==> flow/design.v <==
`timescale 1ns / 1ps
module clock #(parameter start_time = 0, parameter end_time = 100)(
    input wire in,
    input wire rst,
    output reg out,
    output wire rise
);
    reg [31:0] counter;
    assign rise = (counter >= (end_time >> 1)) & ~out;
    always @(posedge in) begin
        if (rst) begin
            counter <= start_time;
            out <= 1'b0;
        end else begin
            counter <= (counter >= (end_time >> 1)) ? 1 : counter + 1;
            out <= (counter >= (end_time >> 1)) ? ~out : out;
        end
    end
endmodule
`timescale 1ns / 1ps
module stopwatch(clk, rst, btnS, btnR, sw, an, seg);
input clk;
input rst;
input btnS, btnR;
input [7:0] sw;
output reg [3:0] an;
output reg [7:0] seg;
reg [3:0] seg_value;
wire [3:0] seg3, seg2, seg1, seg0;
reg adj_sec;
reg adj;
reg digits_on;
wire one_hz_clk;
wire two_hz_clk;
wire segment_clk;
wire blink_clk;
wire debounce_clk;
wire one_hz_rise;
wire two_hz_rise;
wire segment_rise;
wire blink_rise;
wire debounce_rise;
reg [31:0] sec_counter;
reg [1:0] seg_index;
clock #(.start_time(0), .end_time(200)) my_one_hz_clk(.in(clk), .rst(rst), .out(one_hz_clk), .rise(one_hz_rise));
clock #(.start_time(0), .end_time(100)) my_two_hz_clk(.in(clk), .rst(rst), .out(two_hz_clk), .rise(two_hz_rise));
clock #(.start_time(0), .end_time(4)) my_segment_clk(.in(clk), .rst(rst), .out(segment_clk), .rise(segment_rise));
clock #(.start_time(0), .end_time(20)) my_blink_clk(.in(clk), .rst(rst), .out(blink_clk), .rise(blink_rise));
clock #(.start_time(0), .end_time(10)) my_debounce_clk(.in(clk), .rst(rst), .out(debounce_clk), .rise(debounce_rise));
wire [1:0] next_index = seg_index + 2'd1;
assign seg0 = (sec_counter % 60)  % 10;
assign seg1 = (sec_counter % 60)  / 10;
assign seg2 = (sec_counter / 60)  % 10;
assign seg3 = (sec_counter / 600) % 10;
always @(*) begin
    case (next_index)
        0: seg_value = (digits_on || ~sw[1]) ? seg0 : 10;
        1: seg_value = (digits_on || ~sw[1]) ? seg1 : 10;
        2: seg_value = (digits_on ||  sw[1]) ? seg2 : 10;
        default: seg_value = (digits_on ||  sw[1]) ? seg3 : 10;
    endcase
end
always @(posedge clk) begin
    if (rst) begin
        adj_sec   <= 1'b0;
        adj       <= 1'b0;
        seg_index <= 2'd0;
        an        <= 4'b1111;
        seg       <= 8'b11111111;
    end else if (segment_rise) begin
        adj_sec   <= sw[1];
        adj       <= sw[0];
        seg_index <= next_index;
        an        <= ~(4'b0001 << next_index);
        case (seg_value)
            0: seg <= ~8'b11111100;
            1: seg <= ~8'b01100000;
            2: seg <= ~8'b11011010;
            3: seg <= ~8'b11110010;
            4: seg <= ~8'b01100110;
            5: seg <= ~8'b10110110;
            6: seg <= ~8'b10111110;
            7: seg <= ~8'b11100000;
            8: seg <= ~8'b11111110;
            9: seg <= ~8'b11110110;
            default: seg <= 8'b11111111;
        endcase
    end
end
reg [1:0] reset_state;
reg [2:0] pause_state;
reg stop_tick;
reg has_ticked_once;
wire [1:0] reset_sample = {btnR, reset_state[1]};
wire [2:0] pause_sample = {pause_state[2] && btnS, btnS, pause_state[1]};
always @(posedge clk) begin
    if (rst) begin
        reset_state     <= 2'b00;
        pause_state     <= 3'b000;
        stop_tick       <= 1'b0;
        has_ticked_once <= 1'b0;
        sec_counter     <= 32'd0;
    end else if (debounce_rise) begin
        if (reset_sample == 2'b11) begin
            reset_state <= 2'b00;
            pause_state <= pause_sample;
            sec_counter <= 0;
        end else if (pause_sample == 3'b011) begin
            reset_state <= reset_sample;
            pause_state <= 3'b100;
            stop_tick   <= ~stop_tick;
        end else begin
            reset_state <= reset_sample;
            pause_state <= pause_sample;
            if (adj ? two_hz_clk : one_hz_clk) begin
                if (~has_ticked_once && ~stop_tick) begin
                    has_ticked_once <= 1'b1;
                    if (adj && ~adj_sec) begin
                        sec_counter <= (sec_counter / 60 >= 99)
                                  ? (sec_counter % 60)
                                  : (sec_counter + 60);
                    end else if (adj) begin
                        sec_counter <= (sec_counter / 60) * 60 + ((sec_counter + 1) % 60);
                    end else begin
                        sec_counter <= sec_counter + 1;
                    end
                end
            end else has_ticked_once <= 1'b0;
        end
    end
end
always @(posedge clk) begin
    if (rst)
        digits_on <= 1'b0;
    else if (blink_rise)
        digits_on <= (~adj || ~digits_on);
end
endmodule
* Reports on stopwatch
Tool output for the design above, in the order of the flow. Line numbers count from 1 in the design file above. Not given: -
Design: top module stopwatch, clock input clk, standard-cell library sky130hd, corner tt_025C_1v80

* Word-level counts
Source: Yosys, flattened and elaborated, memories not mapped. Widths are those after wreduce. Registers that Yosys merges into a memory's read port (data or address) are not register bits. Print and check cells do not count. Equal cells are merged and count once. Yosys's memory passes give these memory sizes; they may raise the number of words (mostly to a power of two), join words into wider ones and drop unused or constant bits.
Bit counts: output and inout bits 12, word width x clocked read ports 7, word-level cells 115, input port bits 12, memories 1, memory bits (read-only) 112, register bits after elaboration 221
Cells by class: muxes and demuxes 23, bitwise operators 17, eq/ne operators 6, multipliers 1, $lt $le $gt $ge 6, shift-type cells 1, reduce/logical cells 17, add/subtract/negate cells 9, divide/modulo/power cells 8
Memory list:
- (name not given) | words 16, bits a word 7, rd ports 1, write ports 0, line 75 | case (seg_value)
Operators by type and width (number):
- 32-bit by 4-bit remainder unit with 32-bit output (second input constant) | 3
- 32-bit by 6-bit remainder unit with 32-bit output (second input constant) | 2
- 32-bit by 10-bit divider with 32-bit output (second input constant) | 1
- 32-bit 2-to-1 mux | 7
- 32-bit by 1-bit adder with 32-bit output (second input constant) | 6
- 32-bit by 6-bit divider with 32-bit output (second input constant) | 1
- 32-bit by 4-bit divider with 32-bit output (second input constant) | 1
- 32-bit by 4-bit multiplier with 30-bit output (second input constant) | 1
- 32-bit by 7-bit >= comparator with 1-bit output (second input constant) | 2
- 32-bit by 2-bit >= comparator with 1-bit output (second input constant) | 1
- 32-bit by 3-bit >= comparator with 1-bit output (second input constant) | 1
- 32-bit adder | 1
- 32-bit by 4-bit >= comparator with 1-bit output (second input constant) | 1
- 32-bit by 6-bit adder with 32-bit output (second input constant) | 1
- 32-bit by 6-bit >= comparator with 1-bit output (second input constant) | 1
- 4-bit 2-to-1 mux | 4
- 1-bit inverter | 13
- 4-bit case mux with 3-bit select | 1
- 2-bit OR reduction | 5
- 4-bit AND reduction | 2
- 1-bit 2-to-1 mux | 8
- 3-bit 2-to-1 mux | 2
- 1-bit by 2-bit << shifter with 4-bit output (first input constant) | 1
- 2-bit equality test (second input constant) | 2
- 2-bit nonzero test | 2
- 4-bit inverter | 1
- 1-bit AND | 3
- 1-bit logical AND | 3
Not listed: further kinds 9, cells in them 11.

* Depth
Depth = most cells in a row (Yosys ltp): at word level without a register or memory, in the mapped netlist without a sequential cell, where the memories' decode and read muxes count.
Depth: depth after elaboration 9, ABC_AREA 1, gate-level depth with buffers 180, depth with buffers taken out 179

* Netlist
The flow's flattened synthesis, as Yosys stat reports it; memories are mapped. The netlist is that of the ABC_AREA named above (0 if unset); the other value can give another one. Totals and module areas in this step are rounded.
Cells by type:
- sky130_fd_sc_hd__dfxtp_1 | number 218, total area 4.36E+03 µm²
- sky130_fd_sc_hd__nand2_1 | number 1087, total area 4.08E+03 µm²
- sky130_fd_sc_hd__inv_1 | number 513, total area 1.93E+03 µm²
- sky130_fd_sc_hd__nand3_1 | number 328, total area 1.64E+03 µm²
- sky130_fd_sc_hd__nand2_4 | number 118, total area 1.33E+03 µm²
- sky130_fd_sc_hd__xor2_1 | number 151, total area 1.32E+03 µm²
- sky130_fd_sc_hd__ha_1 | number 103, total area 1.29E+03 µm²
- sky130_fd_sc_hd__nand2_2 | number 200, total area 1251.2 µm²
- sky130_fd_sc_hd__nor2_1 | number 290, total area 1.09E+03 µm²
- sky130_fd_sc_hd__fa_1 | number 52, total area 1.04E+03 µm²
- sky130_fd_sc_hd__o21ai_0 | number 198, total area 990.95 µm²
- sky130_fd_sc_hd__a21oi_1 | number 195, total area 975.936 µm²
- sky130_fd_sc_hd__nand4_1 | number 74, total area 462.944 µm²
- sky130_fd_sc_hd__nand3_2 | number 39, total area 390.374 µm²
- sky130_fd_sc_hd__nand3_4 | number 22, total area 385.37 µm²
- sky130_fd_sc_hd__xnor2_1 | number 32, total area 280.269 µm²
- sky130_fd_sc_hd__o211ai_1 | number 33, total area 247.738 µm²
- sky130_fd_sc_hd__inv_2 | number 61, total area 228.97 µm²
Other cell types: 63; their cells: 424.
Synthesis totals: buffers 61, cell count 4138, mapped flip-flops 218, sequential area 4360 µm², synthesis area 26700 µm²

* Timing after synthesis
Source: OpenSTA report_checks on the synthesized netlist (no wires, ideal clock, input and output delay 20% of the period each), path of least setup slack; recovery checks are left aside. Register names are those of the netlist, which keeps one name where synthesis merged equal registers.
Path after synthesis: kind input to register, from in sw[1], to reg seg[4], data arrival time 17.934 ns, path delay 12.049 ns, stages on the path 118, path buffers 0, setup time 0.115 ns, period 30.0 ns, launch time at the first pin 6.000 ns, required time 29.885 ns, input delay 6.000 ns, setup slack 11.951 ns, period reached after synthesis 18.049 ns
"path delay" is the arrival time less input delay plus setup time. "stages on the path" counts driving pins, that of a launching flip-flop among them; a cell with two outputs on the path counts twice. "period reached after synthesis" is the clock period less the worst setup slack; recovery checks do not enter. This is arithmetic on one report: input and output delays are still those of the set period (20% each). At most two assigning lines are given for a register; there are more.
Between the ends, after synthesis: path through sky130_fd_sc_hd__inv_1 sky130_fd_sc_hd__nor2_1 sky130_fd_sc_hd__nor2_2 sky130_fd_sc_hd__nor2_1 sky130_fd_sc_hd__inv_1 sky130_fd_sc_hd__nor2_1 sky130_fd_sc_hd__nor2_1 sky130_fd_sc_hd__o21ai_0 sky130_fd_sc_hd__o21ai_0 sky130_fd_sc_hd__nand2_1 sky130_fd_sc_hd__nand2_1 sky130_fd_sc_hd__nand2_1 sky130_fd_sc_hd__nand2_1 sky130_fd_sc_hd__inv_1 sky130_fd_sc_hd__nand2_1 sky130_fd_sc_hd__nand2_1 sky130_fd_sc_hd__inv_2 sky130_fd_sc_hd__nand2_1 (+82 left out) sky130_fd_sc_hd__nand2_2 sky130_fd_sc_hd__nand2_1 sky130_fd_sc_hd__nand2_1 sky130_fd_sc_hd__clkinv_1 sky130_fd_sc_hd__nand2_2 sky130_fd_sc_hd__nand2_2 sky130_fd_sc_hd__nand2_1 sky130_fd_sc_hd__nand3_1 sky130_fd_sc_hd__nand2_1 sky130_fd_sc_hd__nand2_1 sky130_fd_sc_hd__nand2_1 sky130_fd_sc_hd__inv_1 sky130_fd_sc_hd__ha_1 sky130_fd_sc_hd__nand3b_1 sky130_fd_sc_hd__nand3_1 sky130_fd_sc_hd__nand2_1 sky130_fd_sc_hd__nand2_1 sky130_fd_sc_hd__nand2_1, elaborated cells on any way between the ends 8, classes of those cells 5 x mux; 1 x logic; 2 x reduce/logical
Ends and longest elaborated chain, after synthesis:
- start: declaration | line 25 | input [7:0] sw;
- end: assignment | line 76 | 0: seg <= ~8'b11111100;
- end: assignment | line 77 | 1: seg <= ~8'b01100000;
- end: declaration | line 27 | output reg [7:0] seg;
No chain of elaborated cells between the ends is given.

* Worst path after layout
Path of least setup slack in the final report of run 2 (OpenROAD, finished layout, wires in). Where an end is a register, its clock arrival counts in the times.
Path post-layout: kind register to register, from reg sec_counter[3], to reg sec_counter[31], path buffers 0, launch time at the first pin 0.51 ns, setup time 0.15 ns, period 23.0 ns, required time 23.37 ns, data arrival time 20.62 ns, setup slack 2.75 ns, stages on the path 154
Between the ends stands the longest chain of elaborated cells between them, by number of cells; it is not shown to be the way that was timed. Of several equally long chains one is given. Each line given opens the expression or statement behind the cell; cells for indexed reads and writes are added by Yosys, which also makes memories of some case tables. At most two assigning lines are given for a register; there are more.
Between the ends, post-layout: path through sky130_fd_sc_hd__dfxtp_4 sky130_fd_sc_hd__inv_1 sky130_fd_sc_hd__ha_1 sky130_fd_sc_hd__inv_2 sky130_fd_sc_hd__nor2_4 sky130_fd_sc_hd__nand2_2 sky130_fd_sc_hd__nor2_2 sky130_fd_sc_hd__nand4_1 sky130_fd_sc_hd__nand2_8 sky130_fd_sc_hd__inv_2 sky130_fd_sc_hd__nand2_1 sky130_fd_sc_hd__xor2_1 sky130_fd_sc_hd__nand3_1 sky130_fd_sc_hd__o21ai_2 sky130_fd_sc_hd__nand2_1 sky130_fd_sc_hd__nand3_1 sky130_fd_sc_hd__o21ai_4 sky130_fd_sc_hd__nand2_2 (+118 left out) sky130_fd_sc_hd__a21o_1 sky130_fd_sc_hd__a21oi_1 sky130_fd_sc_hd__o21ai_0 sky130_fd_sc_hd__a21o_1 sky130_fd_sc_hd__nand2_1 sky130_fd_sc_hd__inv_1 sky130_fd_sc_hd__nand2_1 sky130_fd_sc_hd__nand2_1 sky130_fd_sc_hd__xor2_1 sky130_fd_sc_hd__inv_1 sky130_fd_sc_hd__ha_1 sky130_fd_sc_hd__nand2_1 sky130_fd_sc_hd__inv_1 sky130_fd_sc_hd__a31oi_1 sky130_fd_sc_hd__xnor2_1 sky130_fd_sc_hd__xnor2_1 sky130_fd_sc_hd__o211ai_1 sky130_fd_sc_hd__a21oi_1, length of the longest elaborated chain 9, elaborated cells on any way between the ends 15, classes of those cells 3 x add/sub; 1 x mul; 3 x div; 1 x compare; 7 x mux
Ends and longest elaborated chain, post-layout:
- start: declaration | line 43 | reg [31:0] sec_counter;
- start: assignment | line 119 | sec_counter <= (sec_counter / 60 >= 99)
- start: assignment | line 123 | sec_counter <= (sec_counter / 60) * 60 + ((sec_counter + 1) % 60);
- 32-bit by 6-bit divider with 32-bit output | line 123
- 32-bit by 4-bit multiplier with 30-bit output | line 123
- 32-bit adder | line 123
- 32-bit 2-to-1 mux | line 122 | end else if (adj) begin
- 32-bit 2-to-1 mux | line 118 | if (adj && ~adj_sec) begin
- 32-bit 2-to-1 mux | line 116 | if (~has_ticked_once && ~stop_tick) begin
- 32-bit 2-to-1 mux | line 115 | if (adj ? two_hz_clk : one_hz_clk) begin
- 32-bit 2-to-1 mux | line 108 | end else if (pause_sample == 3'b011) begin
- 32-bit 2-to-1 mux | line 104 | if (reset_sample == 2'b11) begin
- end: assignment | line 119
- end: assignment | line 123
- end: declaration | line 43

--- measured runs ---
Settings and measured results of 3 stored flow runs for module stopwatch (sky130hd), not sorted in any way. The constraints put input and output delay at 20% of the set period each and load the outputs with 0.01 pF.
By "reached clock period" is meant the clock period of the run minus its worst setup slack. This is arithmetic on one report: input and output delays are still those of the set period (20% each).
"time of the worst setup path": the worst setup path's part of the clock period (all of it between registers, 20% less for each end at a port) less its slack. A launch clock that arrives late makes it longer, a capture clock that arrives late makes it shorter.
The measured numbers are rounded.

[run 1] flow files
==> flow/run.sh <==
#!/bin/bash
# the make line also repeats the synthesis and layout settings of config.mk as NAME=value (left out here)
make -C /OpenROAD-flow-scripts/flow DESIGN_CONFIG=/design/flow/config.mk WORK_HOME=/design/flow/orfs CLKGATE_MAP_FILE= finish
==> flow/config.mk <==
export PLATFORM = sky130hd
export DESIGN_NAME = stopwatch
export DESIGN_NICKNAME = stopwatch
export VERILOG_FILES = /design/flow/design.v
export SDC_FILE = /design/flow/constraint.sdc
export NUM_CORES = 4
export LEC_CHECK = 0
export ABC_AREA = 1
export CAP_MARGIN = 30
export CELL_PAD_IN_SITES_DETAIL_PLACEMENT = 2
export CORE_MARGIN = 5
export CORE_UTILIZATION = 36
export GPL_ROUTABILITY_DRIVEN = 0
export MAX_ROUTING_LAYER = met4
export SETUP_SLACK_MARGIN = -1.21
export SLEW_MARGIN = 20
export TNS_END_PERCENT = 60
==> flow/constraint.sdc <==
create_clock -name core_clock -period 23.2 [get_ports {clk}]
set_input_delay 4.6400 -clock core_clock [delete_from_list [all_inputs] [get_ports {clk}]]
set_output_delay 4.6400 -clock core_clock [all_outputs]
set_load 0.01 [all_outputs]

[run 1] result: stopped before the end: routing reported GRT-0232

[run 2] flow files
==> flow/run.sh <==
#!/bin/bash
# the make line also repeats the synthesis and layout settings of config.mk as NAME=value (left out here)
make -C /OpenROAD-flow-scripts/flow DESIGN_CONFIG=/design/flow/config.mk WORK_HOME=/design/flow/orfs CLKGATE_MAP_FILE= finish
==> flow/config.mk <==
export PLATFORM = sky130hd
export DESIGN_NAME = stopwatch
export DESIGN_NICKNAME = stopwatch
export VERILOG_FILES = /design/flow/design.v
export SDC_FILE = /design/flow/constraint.sdc
export NUM_CORES = 4
export LEC_CHECK = 0
export ABC_AREA = 1
export CAP_MARGIN = 30
export CORE_MARGIN = 5
export CORE_UTILIZATION = 40
export MAX_ROUTING_LAYER = met4
export SLEW_MARGIN = 20
==> flow/constraint.sdc <==
create_clock -name core_clock -period 23.0 [get_ports {clk}]
set_input_delay 4.6000 -clock core_clock [delete_from_list [all_inputs] [get_ports {clk}]]
set_output_delay 4.6000 -clock core_clock [all_outputs]
set_load 0.01 [all_outputs]

[run 2] result: synthesis area 26700 µm²; area of the die 72100 µm²; standard-cell area after layout 29200 µm²; utilization after layout 0.442; worst setup slack after layout 2.75 ns; setup TNS 0.000 ns; lowest hold slack 0.463 ns; reached clock period 20.248 ns; time of the worst setup path 20.25 ns; critical path type register to register

[run 3] flow files
==> flow/run.sh <==
#!/bin/bash
# the make line also repeats the synthesis and layout settings of config.mk as NAME=value (left out here)
make -C /OpenROAD-flow-scripts/flow DESIGN_CONFIG=/design/flow/config.mk WORK_HOME=/design/flow/orfs CLKGATE_MAP_FILE= finish
==> flow/config.mk <==
export PLATFORM = sky130hd
export DESIGN_NAME = stopwatch
export DESIGN_NICKNAME = stopwatch
export VERILOG_FILES = /design/flow/design.v
export SDC_FILE = /design/flow/constraint.sdc
export NUM_CORES = 4
export LEC_CHECK = 0
export ABC_AREA = 1
export CAP_MARGIN = 30
export CELL_PAD_IN_SITES_DETAIL_PLACEMENT = 2
export CORE_MARGIN = 8
export CORE_UTILIZATION = 36
export GPL_ROUTABILITY_DRIVEN = 0
export MAX_ROUTING_LAYER = met5
export SETUP_SLACK_MARGIN = -1.21
export SLEW_MARGIN = 20
export TNS_END_PERCENT = 60
==> flow/constraint.sdc <==
create_clock -name core_clock -period 18.9 [get_ports {clk}]
set_input_delay 3.7800 -clock core_clock [delete_from_list [all_inputs] [get_ports {clk}]]
set_output_delay 3.7800 -clock core_clock [all_outputs]
set_load 0.01 [all_outputs]

[run 3] result: stopped before the end: routing reported GRT-0116
--- end ---
